==> flow/design.v <==
module data_syn(
    input logic clk_i,
    input logic rst_n_i,
    input logic data_i,
    output logic data_o
);
logic data_a, data_b;
assign data_o = data_b;
always_ff @(posedge clk_i or negedge rst_n_i)
begin
    if (!rst_n_i) begin
        data_a <= 1'b0;
        data_b <= 1'b0;
    end else begin
        data_a <= data_i;
        data_b <= data_a;
    end
end
endmodule
module edge2en(
    input logic clk_i,
    input logic rst_n_i,
    input logic data_i,
    output logic pos_edge_o,
    output logic neg_edge_o,
    output logic any_edge_o
);
logic data_a, data_b;
assign pos_edge_o = ~data_b & data_a;
assign neg_edge_o = ~data_a & data_b;
assign any_edge_o =  data_a ^ data_b;
always_ff @(posedge clk_i or negedge rst_n_i)
begin
    if (!rst_n_i) begin
        data_a <= 1'b0;
        data_b <= 1'b0;
    end else begin
        data_a <= data_i;
        data_b <= data_a;
    end
end
endmodule
module startup #(
    parameter int W = 32
) (
    input logic clk_i,
    input logic rst_n_i,
    input logic  [4:0] gate_sync_i,
    input logic [W-1:0] gate_shift_i,
    output logic [4:0] gate_en_o
);
logic  [4:0] gate_en;
logic [W-1:0] gate_cnt;
logic        gate_next;
logic        gate_done;
assign gate_en_o = gate_en;
edge2en gate_next_en(
    .clk_i(clk_i),
    .rst_n_i(rst_n_i),
    .data_i(gate_done & (gate_en == gate_sync_i)),
    .pos_edge_o(gate_next)
);
always_ff @(posedge clk_i or negedge rst_n_i)
begin
    if (!rst_n_i) begin
        gate_en   <= 5'b00000;
        gate_cnt  <= {W{1'b0}};
        gate_done <= 1'b0;
    end else begin
        gate_en   <= gate_next ? {gate_en[3:0], (gate_sync_i != 5'b01111)} : gate_en;
        gate_cnt  <= gate_next ? {W{1'b0}} : gate_cnt + 1'b1;
        gate_done <= gate_next ? 1'b0 : (gate_cnt == gate_shift_i) ? 1'b1 : gate_done;
    end
end
endmodule
module measure #(
    parameter int W = 32
) (
    input logic clk_i,
    input logic rst_n_i,
    input logic sig_clk_i,
    input logic        gate_en_i,
    input logic [W-1:0] gate_total_i,
    output logic        reg_wr_en_o,
    output logic [2*W-1:0] reg_wr_data_o,
    output logic gate_sync_o
);
logic sig_clk_s;
logic sig_clk_p;
logic gate_sync;
logic gate_sync_n;
logic        gate_en;
logic [W-1:0] gate_cnt;
logic [W-1:0] sig_clk_cnt;
logic [W-1:0] ref_clk_cnt;
logic        reg_wr_en;
logic [2*W-1:0] reg_wr_data;
assign reg_wr_en_o   = reg_wr_en;
assign reg_wr_data_o = reg_wr_data;
assign gate_sync_o = gate_sync;
data_syn sig_clk_syn(
    .clk_i(clk_i),
    .rst_n_i(rst_n_i),
    .data_i(sig_clk_i),
    .data_o(sig_clk_s)
);
edge2en sig_clk_en(
    .clk_i(clk_i),
    .rst_n_i(rst_n_i),
    .data_i(sig_clk_s),
    .pos_edge_o(sig_clk_p)
);
edge2en gate_sync_en(
    .clk_i(clk_i),
    .rst_n_i(rst_n_i),
    .data_i(gate_sync),
    .neg_edge_o(gate_sync_n)
);
always_ff @(posedge clk_i or negedge rst_n_i)
begin
    if (!rst_n_i) begin
        gate_en  <= 1'b0;
        gate_cnt <= {W{1'b0}};
        gate_sync <= 1'b0;
        sig_clk_cnt <= {W{1'b0}};
        ref_clk_cnt <= {W{1'b0}};
        reg_wr_en   <= 1'b0;
        reg_wr_data <= {(2*W){1'b0}};
    end else begin
        if (gate_sync) begin
            gate_en  <= (gate_cnt == gate_total_i) ? 1'b0 : gate_en;
            gate_cnt <= (gate_cnt == gate_total_i) ? {W{1'b0}} : gate_cnt + 1'b1;
            gate_sync <= (sig_clk_p & ~gate_en) ? 1'b0 : gate_sync;
            sig_clk_cnt <= sig_clk_p ? sig_clk_cnt + 1'b1 : sig_clk_cnt;
            ref_clk_cnt <= ref_clk_cnt + 1'b1;
        end else begin
            gate_en  <= gate_en_i;
            gate_cnt <= {W{1'b0}};
            gate_sync <= (sig_clk_p & gate_en) ? 1'b1 : gate_sync;
            sig_clk_cnt <= reg_wr_en ? {W{1'b0}} : sig_clk_cnt;
            ref_clk_cnt <= reg_wr_en ? {W{1'b0}} : ref_clk_cnt;
        end
        reg_wr_en   <= gate_sync_n;
        reg_wr_data <= gate_sync_n ? {ref_clk_cnt, sig_clk_cnt} : reg_wr_data;
    end
end
endmodule
`timescale 1ns / 1ps
module axi_dfm_v1_0(
    input logic s_axi_aclk,
    input logic s_axi_aresetn,
    input  logic [31:0] s_axi_awaddr,
    input  logic        s_axi_awvalid,
    output logic        s_axi_awready,
    input  logic [31:0] s_axi_wdata,
    input  logic        s_axi_wvalid,
    output logic        s_axi_wready,
    output logic s_axi_bvalid,
    input  logic s_axi_bready,
    input  logic [31:0] s_axi_araddr,
    input  logic        s_axi_arvalid,
    output logic        s_axi_arready,
    output logic [31:0] s_axi_rdata,
    output logic        s_axi_rvalid,
    input  logic        s_axi_rready,
    input  logic signal_in,
    output logic signal_done
);
localparam int W = 16;
logic [4:0] gate_en;
logic [4:0] gate_sync;
logic [W-1:0] gate_shift;
logic [W-1:0] gate_total;
logic     [4:0] raw_wr_en;
logic [2*W-1:0] raw_wr_data[5];
logic           reg_wr_en;
logic [2*W-1:0] reg_wr_data;
logic [2*W-1:0] reg_rd_data;
assign s_axi_awready = s_axi_aresetn && s_axi_awvalid && (!s_axi_bvalid || s_axi_bready);
assign s_axi_wready  = s_axi_aresetn && s_axi_wvalid  && (!s_axi_bvalid || s_axi_bready);
assign s_axi_arready = s_axi_aresetn && s_axi_arvalid && (!s_axi_rvalid || s_axi_rready);
assign signal_done = reg_wr_en;
always_ff @(posedge s_axi_aclk or negedge s_axi_aresetn)
begin
    if (!s_axi_aresetn) begin
        gate_shift <= {W{1'b0}};
        gate_total <= {W{1'b0}};
        reg_rd_data <= {(2*W){1'b0}};
        s_axi_bvalid <= 1'b0;
        s_axi_rvalid <= 1'b0;
        s_axi_rdata <= 32'h0000_0000;
    end else begin
        if (s_axi_awready) begin
            case (s_axi_awaddr[7:0])
                8'h00:
                    gate_shift <= s_axi_wdata[W-1:0];
                8'h04:
                    gate_total <= s_axi_wdata[W-1:0];
                default:
                    reg_rd_data <= reg_wr_data;
            endcase
        end
        if (s_axi_arready) begin
            case (s_axi_araddr[7:0])
                8'h00:
                    s_axi_rdata <= {{(32-W){1'b0}}, gate_shift};
                8'h04:
                    s_axi_rdata <= {{(32-W){1'b0}}, gate_total};
                8'h08:
                    s_axi_rdata <= {{(32-W){1'b0}}, reg_rd_data[W-1:0]};
                8'h0C:
                    s_axi_rdata <= {{(32-W){1'b0}}, reg_rd_data[2*W-1:W]};
                default:
                    s_axi_rdata <= 32'h0000_0000;
            endcase
        end
        s_axi_bvalid <= (s_axi_bvalid & ~s_axi_bready) | s_axi_awready;
        s_axi_rvalid <= (s_axi_rvalid & ~s_axi_rready) | s_axi_arready;
    end
end
startup #(.W(W)) startup(
    .clk_i(s_axi_aclk),
    .rst_n_i(s_axi_aresetn),
    .gate_sync_i(gate_sync),
    .gate_shift_i(gate_shift),
    .gate_en_o(gate_en)
);
genvar i;
generate
    for (i = 0; i < 5; i = i + 1) begin: measure_block
        measure #(.W(W)) measure(
            .clk_i(s_axi_aclk),
            .rst_n_i(s_axi_aresetn),
            .sig_clk_i(signal_in),
            .gate_en_i(gate_en[i]),
            .gate_total_i(gate_total),
            .reg_wr_en_o(raw_wr_en[i]),
            .reg_wr_data_o(raw_wr_data[i]),
            .gate_sync_o(gate_sync[i])
        );
    end
endgenerate
always_ff @(posedge s_axi_aclk or negedge s_axi_aresetn)
begin
    if (!s_axi_aresetn) begin
        reg_wr_en   <= 1'b0;
        reg_wr_data <= {(2*W){1'b0}};
    end else begin
        reg_wr_en <= raw_wr_en[0] | raw_wr_en[1] | raw_wr_en[2] | raw_wr_en[3] | raw_wr_en[4];
        case (raw_wr_en)
            5'b00001:
                reg_wr_data <= raw_wr_data[0];
            5'b00010:
                reg_wr_data <= raw_wr_data[1];
            5'b00100:
                reg_wr_data <= raw_wr_data[2];
            5'b01000:
                reg_wr_data <= raw_wr_data[3];
            5'b10000:
                reg_wr_data <= raw_wr_data[4];
            default:
                reg_wr_data <= reg_wr_data;
        endcase
    end
end
endmodule
======== Step by step through the tools: axi_dfm_v1_0 ========
Tool output for the design above, in the order of the flow.
Lines are those of the file above, counted from 1.
A cell with n/a has no value.
inputs
  top module .............................. axi_dfm_v1_0
  clock input ............................. s_axi_aclk
  library ................................. sky130hd
  corner .................................. tt_025C_1v80

======== Elaborated design ========
Source: Yosys, flattened and elaborated. Widths are those after wreduce. Registers that Yosys merges into a memory's read port (data or address) are not register bits. Print and check cells do not count. Equal cells are merged and count once.
storage and ports
  input bits .............................. 104
  cells after elaboration ................. 234
  bits in registers ....................... 584
cells by class
  reduce/logical cells .................... 28
  multiplexer cells ....................... 60
  bitwise operators ....................... 41
  equal/unequal tests ..................... 27
  add/sub/neg operators ................... 16
operators with widths
  operator                                        count
  two-way mux 16 bit                              31
  adder 16 x 1 -> 16 bit (second input constant)  16
  case mux 32 bit (select 5 bit)                  1
  == test 16 bit                                  6
  case mux 16 bit (select 4 bit)                  1
  two-way mux 1 bit                               27
  AND 1 bit                                       20
  != test 2 bit (second input constant)           8
  AND reduction 2 bit                             8
  == test 8 x 3 -> 1 bit (second input constant)  2
  == test 8 x 4 -> 1 bit (second input constant)  2
  logical NOT 8 bit                               2
  NOT 1 bit                                       15
  nonzero test 2 bit                              6
  OR 1 bit                                        6
  logical AND 1 bit                               6
  == test 5 x 1 -> 1 bit (second input constant)  1
  == test 5 x 2 -> 1 bit (second input constant)  1
  == test 5 x 3 -> 1 bit (second input constant)  1
  == test 5 x 4 -> 1 bit (second input constant)  1
  != test 5 x 4 -> 1 bit (second input constant)  1
  == test 5 bit                                   1
  == test 5 bit (second input constant)           1
  nonzero test 5 bit                              1
  != test 2 x 1 -> 1 bit (second input constant)  2
  logical OR 1 bit                                2
  logical NOT 1 bit                               2
  OR reduction 2 bit                              1

======== Depth ========
Longest topological path by Yosys (ltp), each cell counted once; first at word level (registers and memories cut), then after technology mapping (sequential cells cut; the memories' decode and read muxes count).
logic depth
  word-level depth ........................ 5
  ABC_AREA ................................ 0
  depth in mapped cells ................... 8

======== Mapped cells and area ========
The flow's flattened synthesis, as Yosys stat reports it; memories are mapped. The netlist is that of the ABC_AREA named above (0 if unset); the other value can give another one.
The area totals of this step are shown rounded.
mapped netlist
  flip-flops .............................. 568
  chip area (Yosys) ....................... 27000 µm²
  buffer cells ............................ 157
  cells in the netlist .................... 2497
cells by type
  type                       count  area in all (µm²)
  sky130_fd_sc_hd__dfrtp_1   568    1.42E+04
  sky130_fd_sc_hd__mux2_2    187    2105.77
  sky130_fd_sc_hd__xnor2_1   121    1.06E+03
  sky130_fd_sc_hd__o21ai_0   169    845.811
  sky130_fd_sc_hd__nand2_1   201    754.474
  sky130_fd_sc_hd__mux2i_1   71     710.682
  sky130_fd_sc_hd__xor2_1    71     621.846
  sky130_fd_sc_hd__nand4_1   82     512.992
  sky130_fd_sc_hd__nor2_1    133    499.229
  sky130_fd_sc_hd__and3_1    75     469.2
  sky130_fd_sc_hd__nand3_1   87     435.418
  sky130_fd_sc_hd__clkbuf_1  114    427.91
  sky130_fd_sc_hd__inv_1     96     360.346
  sky130_fd_sc_hd__mux4_2    16     360.346
  sky130_fd_sc_hd__a21oi_1   70     350.336
  sky130_fd_sc_hd__or3_1     53     331.568
  sky130_fd_sc_hd__nor3_1    60     300.288
  sky130_fd_sc_hd__nor4_1    44     275.264
Not listed: further types 52, cells in them 279.
The figures by module come from a second, unflattened synthesis with its own total; it is not the netlist above.
unflattened totals
  cell total of the unflattened synthesis .. 2395
  area (unflattened synthesis) ............ 27600 µm²
Rows give one instance, submodules left out.
by module
  module           seq. area (µm²)  cells  area (µm²)  times used
  measure #(W=16)  2080             344    3870        5
  axi_dfm_v1_0     2880             470    5800        1
  startup #(W=16)  551              118    1220        1
  edge2en          50.0             7      86.3        11
  data_syn         50.0             2      50.0        5

======== Timing after synthesis ========
OpenSTA on the mapped netlist: ideal clock, no wires. The path of least setup slack (recovery checks aside). Input and output delay are each 20% of the period. Register names are those of the netlist, which keeps one name where synthesis merged equal registers.
timing post-synthesis
  path type ............................... in2out
  start point ............................. input port s_axi_rready
  end point ............................... output port s_axi_arready
  stages .................................. 4
  clock period ............................ 5000 ps
  input delay ............................. 1000 ps
  external output delay ................... 1000 ps
  path delay .............................. 777 ps
  arrival ................................. 1777 ps
  data required time ...................... 4000 ps
  setup slack ............................. 2223 ps
  time at the first pin ................... 1000 ps
  synthesis period reached ................ 2777 ps
"path delay" = arrival - input delay + setup time.
A path that ends at an output port has no setup time.
"stages": output pins that drive a net of the path, with the launching flip-flop's if there is one; two outputs of one cell count as two.
"synthesis period reached" is the clock period less the worst setup slack; recovery checks do not enter. This is arithmetic on one report: input and output delays are still those of the set period (20% each).
Between the ends stands the longest chain of elaborated cells between them, by number of cells; it is not shown to be the way that was timed. Of several equally long chains one is given.
A line is the first line of the expression or statement that the cell stems from. Yosys adds cells for indexed reads and writes and turns some case tables into memories.
on the way, post-synthesis
  cell sequence ........................... sky130_fd_sc_hd__nand2b_1 sky130_fd_sc_hd__nand3_1 sky130_fd_sc_hd__clkbuf_1 sky130_fd_sc_hd__inv_1
  cells in the longest elaborated chain ... 2
  elaborated cells on any way between the ends .. 2
  source lines of those cells ............. 1
RTL lines, path post-synthesis
  element             line  RTL
  start: declaration  165   input  logic        s_axi_rready,
  logical OR 1 bit    181   assign s_axi_arready = s_axi_aresetn && s_axi_arvalid && (!s_axi_rvalid || s_axi_rready);
  logical AND 1 bit   181
  end: declaration    162   output logic        s_axi_arready,

======== Path in the finished layout ========
Path of least setup slack in the final report of job 1 (OpenROAD, finished layout, wires in). Where an end is a register, its clock arrival counts in the times.
The path's times are printed in steps of 10 ps; the period is the one set.
timing after layout
  path type ............................... in2out
  start point ............................. input port s_axi_aresetn
  end point ............................... output port s_axi_awready
  external output delay ................... 690 ps
  stages .................................. 5
  data required time ...................... 2760 ps
  setup slack ............................. 270 ps
  input delay ............................. 690 ps
  time at the first pin ................... 690 ps
  clock period ............................ 3450 ps
  arrival ................................. 2490 ps
Between the ends stands the longest chain of elaborated cells between them, by number of cells; it is not shown to be the way that was timed. Of several equally long chains one is given.
on the way, after layout
  cell sequence ........................... sky130_fd_sc_hd__dlygate4sd3_1 sky130_fd_sc_hd__buf_8 sky130_fd_sc_hd__nand3_1 sky130_fd_sc_hd__inv_1 sky130_fd_sc_hd__clkdlybuf4s50_1
  cells in the longest elaborated chain ... 2
  elaborated cells on any way between the ends .. 2
  source lines of those cells ............. 1
RTL lines, path after layout
  element               line  RTL
  start: declaration    151   input logic s_axi_aresetn,
  logical AND 1 bit x2  179   assign s_axi_awready = s_axi_aresetn && s_axi_awvalid && (!s_axi_bvalid || s_axi_bready);
  end: declaration      154   output logic        s_axi_awready,

FLOW RESULTS
============

Stored flow runs of axi_dfm_v1_0 (6 of them; Yosys, OpenROAD, sky130hd). They differ in their settings and are not a sequence. Constraints: input delay and output delay 20% of the set period each, output load 0.01 pF.
"achieved clock period" is the run's clock period less its worst setup slack. It is reckoned from that one timing run; input and output delays stay at 20% of the period that was set.
By "critical path time" is meant the share of the clock period that the worst setup path is allowed (20% is reserved at inputs, 20% at outputs), minus its slack. Clock arrival times at its registers enter into it.
"total power after layout" is the tool's figure for a default switching activity; nothing was simulated.
"critical path time" is given in steps of 10 ps.
The results are shown rounded.

---- job 1 ----
settings
  CAP_MARGIN = 0
  CELL_PAD_IN_SITES_DETAIL_PLACEMENT = 2
  CORE_MARGIN = 8
  CORE_UTILIZATION = 39
  CTS_CLUSTER_DIAMETER = 330
  CTS_CLUSTER_SIZE = 25
  GPL_ROUTABILITY_DRIVEN = 0
  MIN_ROUTING_LAYER = met2
  PLACE_DENSITY_LB_ADDON = 0.24
  SLEW_MARGIN = 0
  TNS_END_PERCENT = 100
  period_ns = 3.45
results
  achieved clock period ................... 3176 ps
  critical path time ...................... 1800 ps
  critical path kind ...................... in2out
  area inside the die boundary ............ 77800 µm²
  total power after layout ................ 15500 µW
  total negative slack on setup checks .... 0 ps
  post-route utilization .................. 0.428
  standard-cell area of the final layout .. 29300 µm²
  chip area in the Yosys report ........... 27000 µm²
  worst setup slack after layout .......... 274 ps

---- job 2 ----
settings
  CORE_UTILIZATION = 51
  PLACE_DENSITY = 0.6
  period_ns = 3.55
  CAP_MARGIN = 20
  CORE_MARGIN = 2
  SLEW_MARGIN = 20
results
  total negative slack on setup checks .... 0 ps
  area inside the die boundary ............ 54700 µm²
  chip area in the Yosys report ........... 27000 µm²
  achieved clock period ................... 3250 ps
  standard-cell area of the final layout .. 30400 µm²
  total power after layout ................ 17300 µW
  critical path time ...................... 1830 ps
  critical path kind ...................... in2out
  worst setup slack after layout .......... 300 ps
  post-route utilization .................. 0.579

---- job 3 ----
settings
  CORE_UTILIZATION = 40
  PLACE_DENSITY = 0.6
  period_ns = 3.55
  CAP_MARGIN = 20
  CORE_MARGIN = 2
  SLEW_MARGIN = 20
results
  total power after layout ................ 17900 µW
  post-route utilization .................. 0.46
  total negative slack on setup checks .... 0 ps
  chip area in the Yosys report ........... 27000 µm²
  worst setup slack after layout .......... 418 ps
  achieved clock period ................... 3132 ps
  standard-cell area of the final layout .. 30800 µm²
  area inside the die boundary ............ 69500 µm²
  critical path time ...................... 1710 ps
  critical path kind ...................... in2out

---- job 4 ----
settings
  ABC_AREA = 0
  CELL_PAD_IN_SITES_DETAIL_PLACEMENT = 1
  CORE_ASPECT_RATIO = 0.63
  CORE_UTILIZATION = 21
  CTS_CLUSTER_SIZE = 83
  PLACE_DENSITY_LB_ADDON = 0.05
  SETUP_SLACK_MARGIN = 0.89
  SLEW_MARGIN = 20
  period_ns = 4.61
  CAP_MARGIN = 20
  CORE_MARGIN = 2
results
  chip area in the Yosys report ........... 27000 µm²
  critical path time ...................... 1530 ps
  critical path kind ...................... in2out
  standard-cell area of the final layout .. 31900 µm²
  post-route utilization .................. 0.25
  worst setup slack after layout .......... 1240 ps
  total negative slack on setup checks .... 0 ps
  achieved clock period ................... 3371 ps
  total power after layout ................ 14400 µW
  area inside the die boundary ............ 131000 µm²

---- job 5 ----
settings
  ABC_AREA = 1
  CAP_MARGIN = 15
  CORE_UTILIZATION = 49
  GPL_TIMING_DRIVEN = 0
  MAX_ROUTING_LAYER = met4
  MIN_ROUTING_LAYER = met1
  PLACE_DENSITY_LB_ADDON = 0.2
  SETUP_SLACK_MARGIN = -0.15
  TNS_END_PERCENT = 15
  period_ns = 2.7
  CORE_MARGIN = 2
  SLEW_MARGIN = 20
results
  total negative slack on setup checks .... -4 ps
  total power after layout ................ 18400 µW
  standard-cell area of the final layout .. 32600 µm²
  chip area in the Yosys report ........... 28300 µm²
  achieved clock period ................... 2704 ps
  area inside the die boundary ............ 59600 µm²
  post-route utilization .................. 0.567
  worst setup slack after layout .......... -4 ps
  critical path time ...................... 2160 ps
  critical path kind ...................... reg2out

---- job 6 ----
settings
  ABC_AREA = 0
  CELL_PAD_IN_SITES_DETAIL_PLACEMENT = 2
  CORE_ASPECT_RATIO = 0.85
  CORE_UTILIZATION = 63
  CTS_CLUSTER_SIZE = 96
  GPL_ROUTABILITY_DRIVEN = 0
  MIN_ROUTING_LAYER = met1
  PLACE_DENSITY = 0.64
  SETUP_SLACK_MARGIN = -0.03
  period_ns = 2.14
  CAP_MARGIN = 20
  CORE_MARGIN = 2
  SLEW_MARGIN = 20
results
  stopped before the end: placement reported DPL-0033
